==> flow/design.v <==
module sort_top (
  input             clk,
  input      [31:0] a, b, c, d, e, f,
  output reg [31:0] m, n, o, p, q, r
);
  reg  [31:0] a_q, b_q, c_q, d_q, e_q, f_q;
  wire [31:0] m_w, n_w, o_w, p_w, q_w, r_w;
  always @(posedge clk) begin
    a_q <= a; b_q <= b; c_q <= c; d_q <= d; e_q <= e; f_q <= f;
    m <= m_w; n <= n_w; o <= o_w; p <= p_w; q <= q_w; r <= r_w;
  end
  sort u_sort (
    .a(a_q), .b(b_q), .c(c_q), .d(d_q), .e(e_q), .f(f_q),
    .m(m_w), .n(n_w), .o(o_w), .p(p_w), .q(q_w), .r(r_w)
  );
endmodule

module sort(
  input [31:0]a,b,c,d,e,f,
  output reg [31:0]m,n,o,p,q,r);
  reg [31:0]mem[5:0];
  reg [31:0]t;
  always@(*)
    begin
      mem[0]=a;
      mem[1]=b;
      mem[2]=c;
      mem[3]=d;
      mem[4]=e;
      mem[5]=f;
      for(int i=0;i<6;i++)
        begin
          for(int j=0;j<5;j++)
            begin
              if(mem[j]<mem[j+1])
                begin
                  t = mem[j];
                  mem[j]=mem[j+1];
                  mem[j+1]=t;
                end
            end
        end
      m=mem[0];
      n=mem[1];
      o=mem[2];
      p=mem[3];
      q=mem[4];
      r=mem[5];
    end
endmodule
# From RTL to reports: sort_top
# Module sort_top before and after one edit of its RTL, step after step.
# "orig" refers to lines of the RTL above, "edited" to lines of the edited file.
# "change": "edited" minus "orig" as printed here. "rel_change_pct": 100 x difference / "orig".
# Cell names lack the library's common part.
# Not given: -
[inputs]
top_module = "sort_top"
clock_port = "clk"
cell_library = "sky130hd"
lib_corner = "tt_025C_1v80"

# Edit of the RTL
# Unified diff, file above to edited file.
# The edit is scripted: it alters the design's behaviour and was not made to optimise anything.
# begin of diff
@@ -10,10 +10,17 @@
     m <= m_w; n <= n_w; o <= o_w; p <= p_w; q <= q_w; r <= r_w;
   end
+  wire [31:0] m_w_m, m_w_s;
+  wire [31:0] q_w_m, q_w_s;
+  wire [31:0] r_w_m, r_w_s;
   sort u_sort (
     .a(a_q), .b(b_q), .c(c_q), .d(d_q), .e(e_q), .f(f_q),
-    .m(m_w), .n(n_w), .o(o_w), .p(p_w), .q(q_w), .r(r_w)
+    .m(m_w_m), .n(n_w), .o(o_w), .p(p_w), .q(q_w_m), .r(r_w_m)
   );
+  sort u_sort_alt (.a(a_q), .b(~b_q), .c(c_q), .d(d_q), .e(e_q), .f(f_q), .m(m_w_s), .q(q_w_s),
+      .r(r_w_s));
+  assign m_w = m_w_m ^ m_w_s;
+  assign q_w = q_w_m ^ q_w_s;
+  assign r_w = r_w_m ^ r_w_s;
 endmodule
-
 module sort(
   input [31:0]a,b,c,d,e,f,
# end of diff

# Word level
# Yosys after proc, flatten, opt, wreduce and memory -nomap, before mapping. Enables and synchronous resets that opt folds into registers are not counted as muxes. Print and check cells are not counted. Equal cells are merged and count once.
[bits]
columns = ["item", "orig", "edited", "change", "rel_change_pct"]
rows = [
  ["register_bits", 384, 384, 0, 0.00],
  ["wordCells", 102, 193, 91, 89.22],
]
[op_classes]
columns = ["item", "orig", "edited", "change", "rel_change_pct"]
rows = [
  ["compare", 30, 60, 30, 100.00],
  ["muxes", 60, 117, 57, 95.00],
  ["logic", 0, 4, 4, "-"],
]
[ops]
columns = ["operator", "orig", "edited", "change", "rel_change_pct"]
rows = [
  ["2-to-1 mux 32 bit", 60, 117, 57, 95.00],
  ["less-than comparator 32 bit", 30, 60, 30, 100.00],
  ["XOR 32 bit", 0, 3, 3, "-"],
  ["inverter 32 bit", 0, 1, 1, "-"],
]

# Longest topological paths
# Depth = most cells in a row (Yosys ltp): at word level without a register or memory, in the mapped netlist without a sequential cell, where the memories' decode and read muxes count.
[logic_depth]
columns = ["item", "orig", "edited", "change", "rel_change_pct"]
rows = [
  ["ltp_word", 30, 32, 2, 6.67],
  ["abc_area", "0", "0", "-", "-"],
  ["mapped_depth", 265, 274, 9, 3.40],
  ["mapped_depth_nobuf", 237, 247, 10, 4.22],
]

# After synthesis
# Source: synth_stat.txt of the flow (Yosys; design flattened, memories mapped). It holds for the ABC_AREA given above (unset counts as 0); a run with the other value may have another netlist.
[by_type]
columns = ["cell", "orig", "edited", "change", "rel_change_pct"]
rows = [
  ["o21ai_0", 863, 1873, 1010, 117.03],
  ["nand2_1", 781, 1688, 907, 116.13],
  ["ha_1", 891, 1788, 897, 100.67],
  ["a21oi_1", 1004, 1764, 760, 75.70],
  ["nor2_1", 851, 1503, 652, 76.62],
  ["mux2i_1", 444, 867, 423, 95.27],
  ["inv_1", 459, 805, 346, 75.38],
  ["clkbuf_1", 275, 528, 253, 92.00],
  ["a21o_1", 166, 367, 201, 121.08],
  ["nand4_1", 178, 349, 171, 96.07],
  ["mux2_2", 25, 156, 131, 524.00],
  ["nor2b_1", 135, 256, 121, 89.63],
  ["nand2b_1", 114, 206, 92, 80.70],
  ["xnor2_1", 0, 71, 71, "-"],
  ["nand3_1", 47, 108, 61, 129.79],
  ["o21a_1", 25, 86, 61, 244.00],
  ["nor3_1", 43, 95, 52, 120.93],
  ["buf_1", 55, 105, 50, 90.91],
]
# Not every row of either side is listed.
[synth_totals]
columns = ["item", "orig", "edited", "change", "rel_change_pct"]
rows = [
  ["stdcells", 7270, 14035, 6765, 93.05],
  ["area_um2", 50878.8, 94543.2, 43664.4, 85.82],
  ["seq_area_um2", 7687.4, 7687.4, 0.0, 0.00],
  ["ffs", 384, 384, 0, 0.00],
]
# The figures by module come from a second, unflattened synthesis with its own total; it is not the netlist above.
[unflattened]
columns = ["item", "orig", "edited", "change", "rel_change_pct"]
rows = [
  ["hier_cells", 7521, 14640, 7119, 94.65],
  ["hier_area_um2", 51969.8, 96477.5, 44507.7, 85.64],
]
# Rows give one instance, submodules left out.
[modules_orig]
columns = ["module", "instances", "cells", "mod_area_um2"]
rows = [
  ["sort", 1, 7137, 44282.5],
  ["sort_top", 1, 384, 7687.4],
]
[modules_edited]
columns = ["module", "instances", "cells", "mod_area_um2"]
rows = [
  ["sort", 2, 7064, 43914.6],
  ["sort_top", 1, 512, 8648.3],
]

# Worst setup path after synthesis
# Source: OpenSTA report_checks on the synthesized netlist (no wires, ideal clock, input and output delay 20% of the period each), path of least setup slack; recovery checks are left aside. Register names are those of the netlist, which keeps one name where synthesis merged equal registers.
[synth_path]
columns = ["item", "orig", "edited", "change", "rel_change_pct"]
rows = [
  ["kind", "register -> register", "register -> register", "-", "-"],
  ["startpoint", "register b_q[30]", "register b_q[10]", "-", "-"],
  ["endpoint", "register q[12]", "register r[29]", "-", "-"],
  ["period_ps", 44000, 44000, 0, 0.00],
  ["setup_ps", 129, 124, -5, "-"],
  ["t_arrival_ps", 43905, 44505, 600, 1.37],
  ["required_ps", 43871, 43876, 5, 0.01],
  ["setup_slack_ps", -34, -630, -596, "-"],
  ["delay_ps", 44034, 44629, 595, 1.35],
  ["driving_pins", 251, 258, 7, 2.79],
  ["n_path_buf", 31, 34, 3, 9.68],
  ["period_less_setup_slack_ps", 44034, 44630, 596, 1.35],
]
# "delay_ps" = arrival - input delay + setup time.
# "driving_pins": output pins that drive a net of the path, with the launching flip-flop's if there is one; two outputs of one cell count as two.
# "period_less_setup_slack_ps" is the clock period less the worst setup slack; recovery checks do not enter. This is arithmetic on one report: input and output delays are still those of the set period (20% each).
# The rows between start and end are the longest chain of elaborated cells between them; the timing report does not say that the signal goes this way. Where chains are equally long, one stands for them.
# A line is the first line of the expression or statement that the cell stems from. Yosys adds cells for indexed reads and writes and turns some case tables into memories.
[synth_via_orig]
path_cell_list = "dfxtp_1 -> inv_1 -> ha_1 -> nand4_1 -> or4_1 -> or4_1 -> o22ai_1 -> nor2_1 -> clkbuf_1 -> clkbuf_1 -> nand2_1 -> o21ai_0 -> ha_1 -> nand4_1 -> nor4_1 -> nand2_1 -> nor3_1 -> a211oi_1 -> [215 not listed] -> mux2i_1 -> inv_1 -> ha_1 -> a21oi_1 -> nor2b_1 -> o21ai_0 -> nand2b_1 -> a21oi_1 -> nor2b_1 -> o21ai_0 -> nand2b_1 -> a21oi_1 -> nand2_1 -> or4_1 -> o41a_1 -> buf_4 -> buf_6 -> mux2i_1"
elab_chain_len = 30
[synth_lines_orig]
columns = ["item", "line", "source"]
rows = [
  ["from (decl)", 6, "reg  [31:0] a_q, b_q, c_q, d_q, e_q, f_q;"],
  ["from (assign)", 9, "a_q <= a; b_q <= b; c_q <= c; d_q <= d; e_q <= e; f_q <= f;"],
  ["less-than comparator 32 bit", 35, "if(mem[j]<mem[j+1])"],
  ["2-to-1 mux 32 bit", 35, ""],
  ["less-than comparator 32 bit", 35, ""],
  ["2-to-1 mux 32 bit", 35, ""],
  ["less-than comparator 32 bit", 35, ""],
  ["2-to-1 mux 32 bit", 35, ""],
  ["less-than comparator 32 bit", 35, ""],
  ["[16 not listed]", "-", ""],
  ["2-to-1 mux 32 bit", 35, ""],
  ["less-than comparator 32 bit", 35, ""],
  ["2-to-1 mux 32 bit", 35, ""],
  ["less-than comparator 32 bit", 35, ""],
  ["2-to-1 mux 32 bit", 35, ""],
  ["less-than comparator 32 bit", 35, ""],
  ["2-to-1 mux 32 bit", 35, ""],
  ["to (assign)", 10, "m <= m_w; n <= n_w; o <= o_w; p <= p_w; q <= q_w; r <= r_w;"],
  ["to (decl)", 4, "output reg [31:0] m, n, o, p, q, r"],
]
[synth_via_edited]
path_cell_list = "dfxtp_1 -> inv_1 -> ha_1 -> and3_1 -> a221o_1 -> a21oi_1 -> o21ai_1 -> a21oi_1 -> clkbuf_1 -> clkbuf_1 -> nor2_1 -> a21oi_1 -> inv_1 -> ha_1 -> nand4_1 -> nor4_1 -> o2111ai_1 -> o31ai_2 -> [222 not listed] -> ha_1 -> nor2b_1 -> o21ai_0 -> nand2b_1 -> a21oi_1 -> nor2b_1 -> o21ai_0 -> nand2b_1 -> a21oi_1 -> nor2_1 -> a211oi_1 -> nand3_1 -> a21oi_1 -> a211oi_2 -> buf_4 -> buf_6 -> mux2i_1 -> xor2_1"
elab_chain_len = 32
[synth_lines_edited]
columns = ["item", "line", "source"]
rows = [
  ["from (decl)", 6, "reg  [31:0] a_q, b_q, c_q, d_q, e_q, f_q;"],
  ["from (assign)", 9, "a_q <= a; b_q <= b; c_q <= c; d_q <= d; e_q <= e; f_q <= f;"],
  ["inverter 32 bit", 19, "sort u_sort_alt (.a(a_q), .b(~b_q), .c(c_q), .d(d_q), .e(e_q), .f(f_q), .m(m_w_s), .q(q_w_s),"],
  ["less-than comparator 32 bit", 42, "if(mem[j]<mem[j+1])"],
  ["2-to-1 mux 32 bit", 42, ""],
  ["less-than comparator 32 bit", 42, ""],
  ["2-to-1 mux 32 bit", 42, ""],
  ["less-than comparator 32 bit", 42, ""],
  ["2-to-1 mux 32 bit", 42, ""],
  ["[18 not listed]", "-", ""],
  ["less-than comparator 32 bit", 42, ""],
  ["2-to-1 mux 32 bit", 42, ""],
  ["less-than comparator 32 bit", 42, ""],
  ["2-to-1 mux 32 bit", 42, ""],
  ["less-than comparator 32 bit", 42, ""],
  ["2-to-1 mux 32 bit", 42, ""],
  ["XOR 32 bit", 23, "assign r_w = r_w_m ^ r_w_s;"],
  ["to (assign)", 10, "m <= m_w; n <= n_w; o <= o_w; p <= p_w; q <= q_w; r <= r_w;"],
  ["to (decl)", 4, "output reg [31:0] m, n, o, p, q, r"],
]

# Path in the finished layout
# Path of least setup slack in the final report of each run of pair A (OpenROAD, finished layout, wires in). Where an end is a register, its clock arrival counts in the times.
# The report prints the path's times to 10 ps; the period is as set.
[layout_path]
columns = ["item", "orig", "edited", "change", "rel_change_pct"]
rows = [
  ["kind", "register -> register", "register -> register", "-", "-"],
  ["startpoint", "register b_q[30]", "register a_q[9]", "-", "-"],
  ["endpoint", "register r[4]", "register q[10]", "-", "-"],
  ["period_ps", 42800, 42800, 0, 0.00],
  ["setup_ps", 140, 80, -60, "-"],
  ["t_arrival_ps", 41350, 42350, 1000, 2.42],
  ["required_ps", 43260, 43390, 130, 0.30],
  ["setup_slack_ps", 1910, 1040, -870, "-"],
  ["driving_pins", 219, 245, 26, 11.87],
  ["n_path_buf", 31, 42, 11, 35.48],
]
# The rows between start and end are the longest chain of elaborated cells between them; the timing report does not say that the signal goes this way. Where chains are equally long, one stands for them.
[layout_via_orig]
path_cell_list = "dfxtp_1 -> inv_1 -> ha_1 -> nand4_1 -> or4_4 -> or4_4 -> o22ai_4 -> nor2_4 -> buf_12 -> o21ai_2 -> ha_1 -> o21a_1 -> o2111ai_1 -> o2111ai_4 -> a211oi_4 -> buf_12 -> nand2_4 -> clkbuf_16 -> [183 not listed] -> nand2_4 -> mux2_2 -> inv_1 -> ha_1 -> a21oi_1 -> nor2b_1 -> o21ai_0 -> nand2b_1 -> a21oi_1 -> nor2b_1 -> o21ai_0 -> nand2b_1 -> a21oi_2 -> nand2_1 -> or4_1 -> o41a_4 -> buf_12 -> mux2i_1"
elab_chain_len = 30
[layout_lines_orig]
columns = ["item", "line", "source"]
rows = [
  ["from (decl)", 6, "reg  [31:0] a_q, b_q, c_q, d_q, e_q, f_q;"],
  ["from (assign)", 9, "a_q <= a; b_q <= b; c_q <= c; d_q <= d; e_q <= e; f_q <= f;"],
  ["less-than comparator 32 bit", 35, "if(mem[j]<mem[j+1])"],
  ["2-to-1 mux 32 bit", 35, ""],
  ["less-than comparator 32 bit", 35, ""],
  ["2-to-1 mux 32 bit", 35, ""],
  ["less-than comparator 32 bit", 35, ""],
  ["2-to-1 mux 32 bit", 35, ""],
  ["less-than comparator 32 bit", 35, ""],
  ["[16 not listed]", "-", ""],
  ["2-to-1 mux 32 bit", 35, ""],
  ["less-than comparator 32 bit", 35, ""],
  ["2-to-1 mux 32 bit", 35, ""],
  ["less-than comparator 32 bit", 35, ""],
  ["2-to-1 mux 32 bit", 35, ""],
  ["less-than comparator 32 bit", 35, ""],
  ["2-to-1 mux 32 bit", 35, ""],
  ["to (assign)", 10, "m <= m_w; n <= n_w; o <= o_w; p <= p_w; q <= q_w; r <= r_w;"],
  ["to (decl)", 4, "output reg [31:0] m, n, o, p, q, r"],
]
[layout_via_edited]
path_cell_list = "dfxtp_1 -> ha_4 -> buf_4 -> nor4_4 -> o211ai_1 -> a211o_1 -> buf_12 -> nand3_4 -> buf_12 -> buf_4 -> nor2_1 -> a21oi_2 -> ha_1 -> buf_4 -> nand4_1 -> buf_6 -> buf_4 -> a21oi_1 -> [209 not listed] -> a21oi_2 -> nor2b_1 -> o21ai_1 -> nand2b_1 -> a21oi_1 -> nor2b_1 -> o21ai_1 -> nand2b_1 -> a21oi_2 -> o21ai_2 -> a2111oi_2 -> buf_4 -> nand2_1 -> o22a_4 -> buf_12 -> buf_4 -> mux2i_1 -> xor2_1"
elab_chain_len = 31
[layout_lines_edited]
columns = ["item", "line", "source"]
rows = [
  ["from (decl)", 6, "reg  [31:0] a_q, b_q, c_q, d_q, e_q, f_q;"],
  ["from (assign)", 9, "a_q <= a; b_q <= b; c_q <= c; d_q <= d; e_q <= e; f_q <= f;"],
  ["less-than comparator 32 bit", 42, "if(mem[j]<mem[j+1])"],
  ["2-to-1 mux 32 bit", 42, ""],
  ["less-than comparator 32 bit", 42, ""],
  ["2-to-1 mux 32 bit", 42, ""],
  ["less-than comparator 32 bit", 42, ""],
  ["2-to-1 mux 32 bit", 42, ""],
  ["less-than comparator 32 bit", 42, ""],
  ["[17 not listed]", "-", ""],
  ["less-than comparator 32 bit", 42, ""],
  ["2-to-1 mux 32 bit", 42, ""],
  ["less-than comparator 32 bit", 42, ""],
  ["2-to-1 mux 32 bit", 42, ""],
  ["less-than comparator 32 bit", 42, ""],
  ["2-to-1 mux 32 bit", 42, ""],
  ["XOR 32 bit", 22, "assign q_w = q_w_m ^ q_w_s;"],
  ["to (assign)", 10, "m <= m_w; n <= n_w; o <= o_w; p <= p_w; q <= q_w; r <= r_w;"],
  ["to (decl)", 4, "output reg [31:0] m, n, o, p, q, r"],
]

# Layout results
# Both versions went through the flow (Yosys, OpenROAD) with the same settings in each pair. Constraints: input delay and output delay 20% of the set period each, output load 0.01 pF.
[flow_settings_pair_A]
period_ns = 42.8
CAP_MARGIN = 20
CORE_MARGIN = 2
CORE_UTILIZATION = 40
SLEW_MARGIN = 20
[measured_pair_A]
columns = ["item", "orig", "edited", "change", "rel_change_pct"]
rows = [
  ["synth_area_um2", 50878.8, 94543.2, 43664.4, 85.82],
  ["die_um2", 130065.0, 240262.0, 110197.0, 84.72],
  ["final_cell_area_um2", 73686.9, 151426.0, 77739.1, 105.50],
  ["setup_worst_slack_ps", 1913, 1042, -871, "-"],
  ["fin_tns_ps", 0, 0, 0, "-"],
]
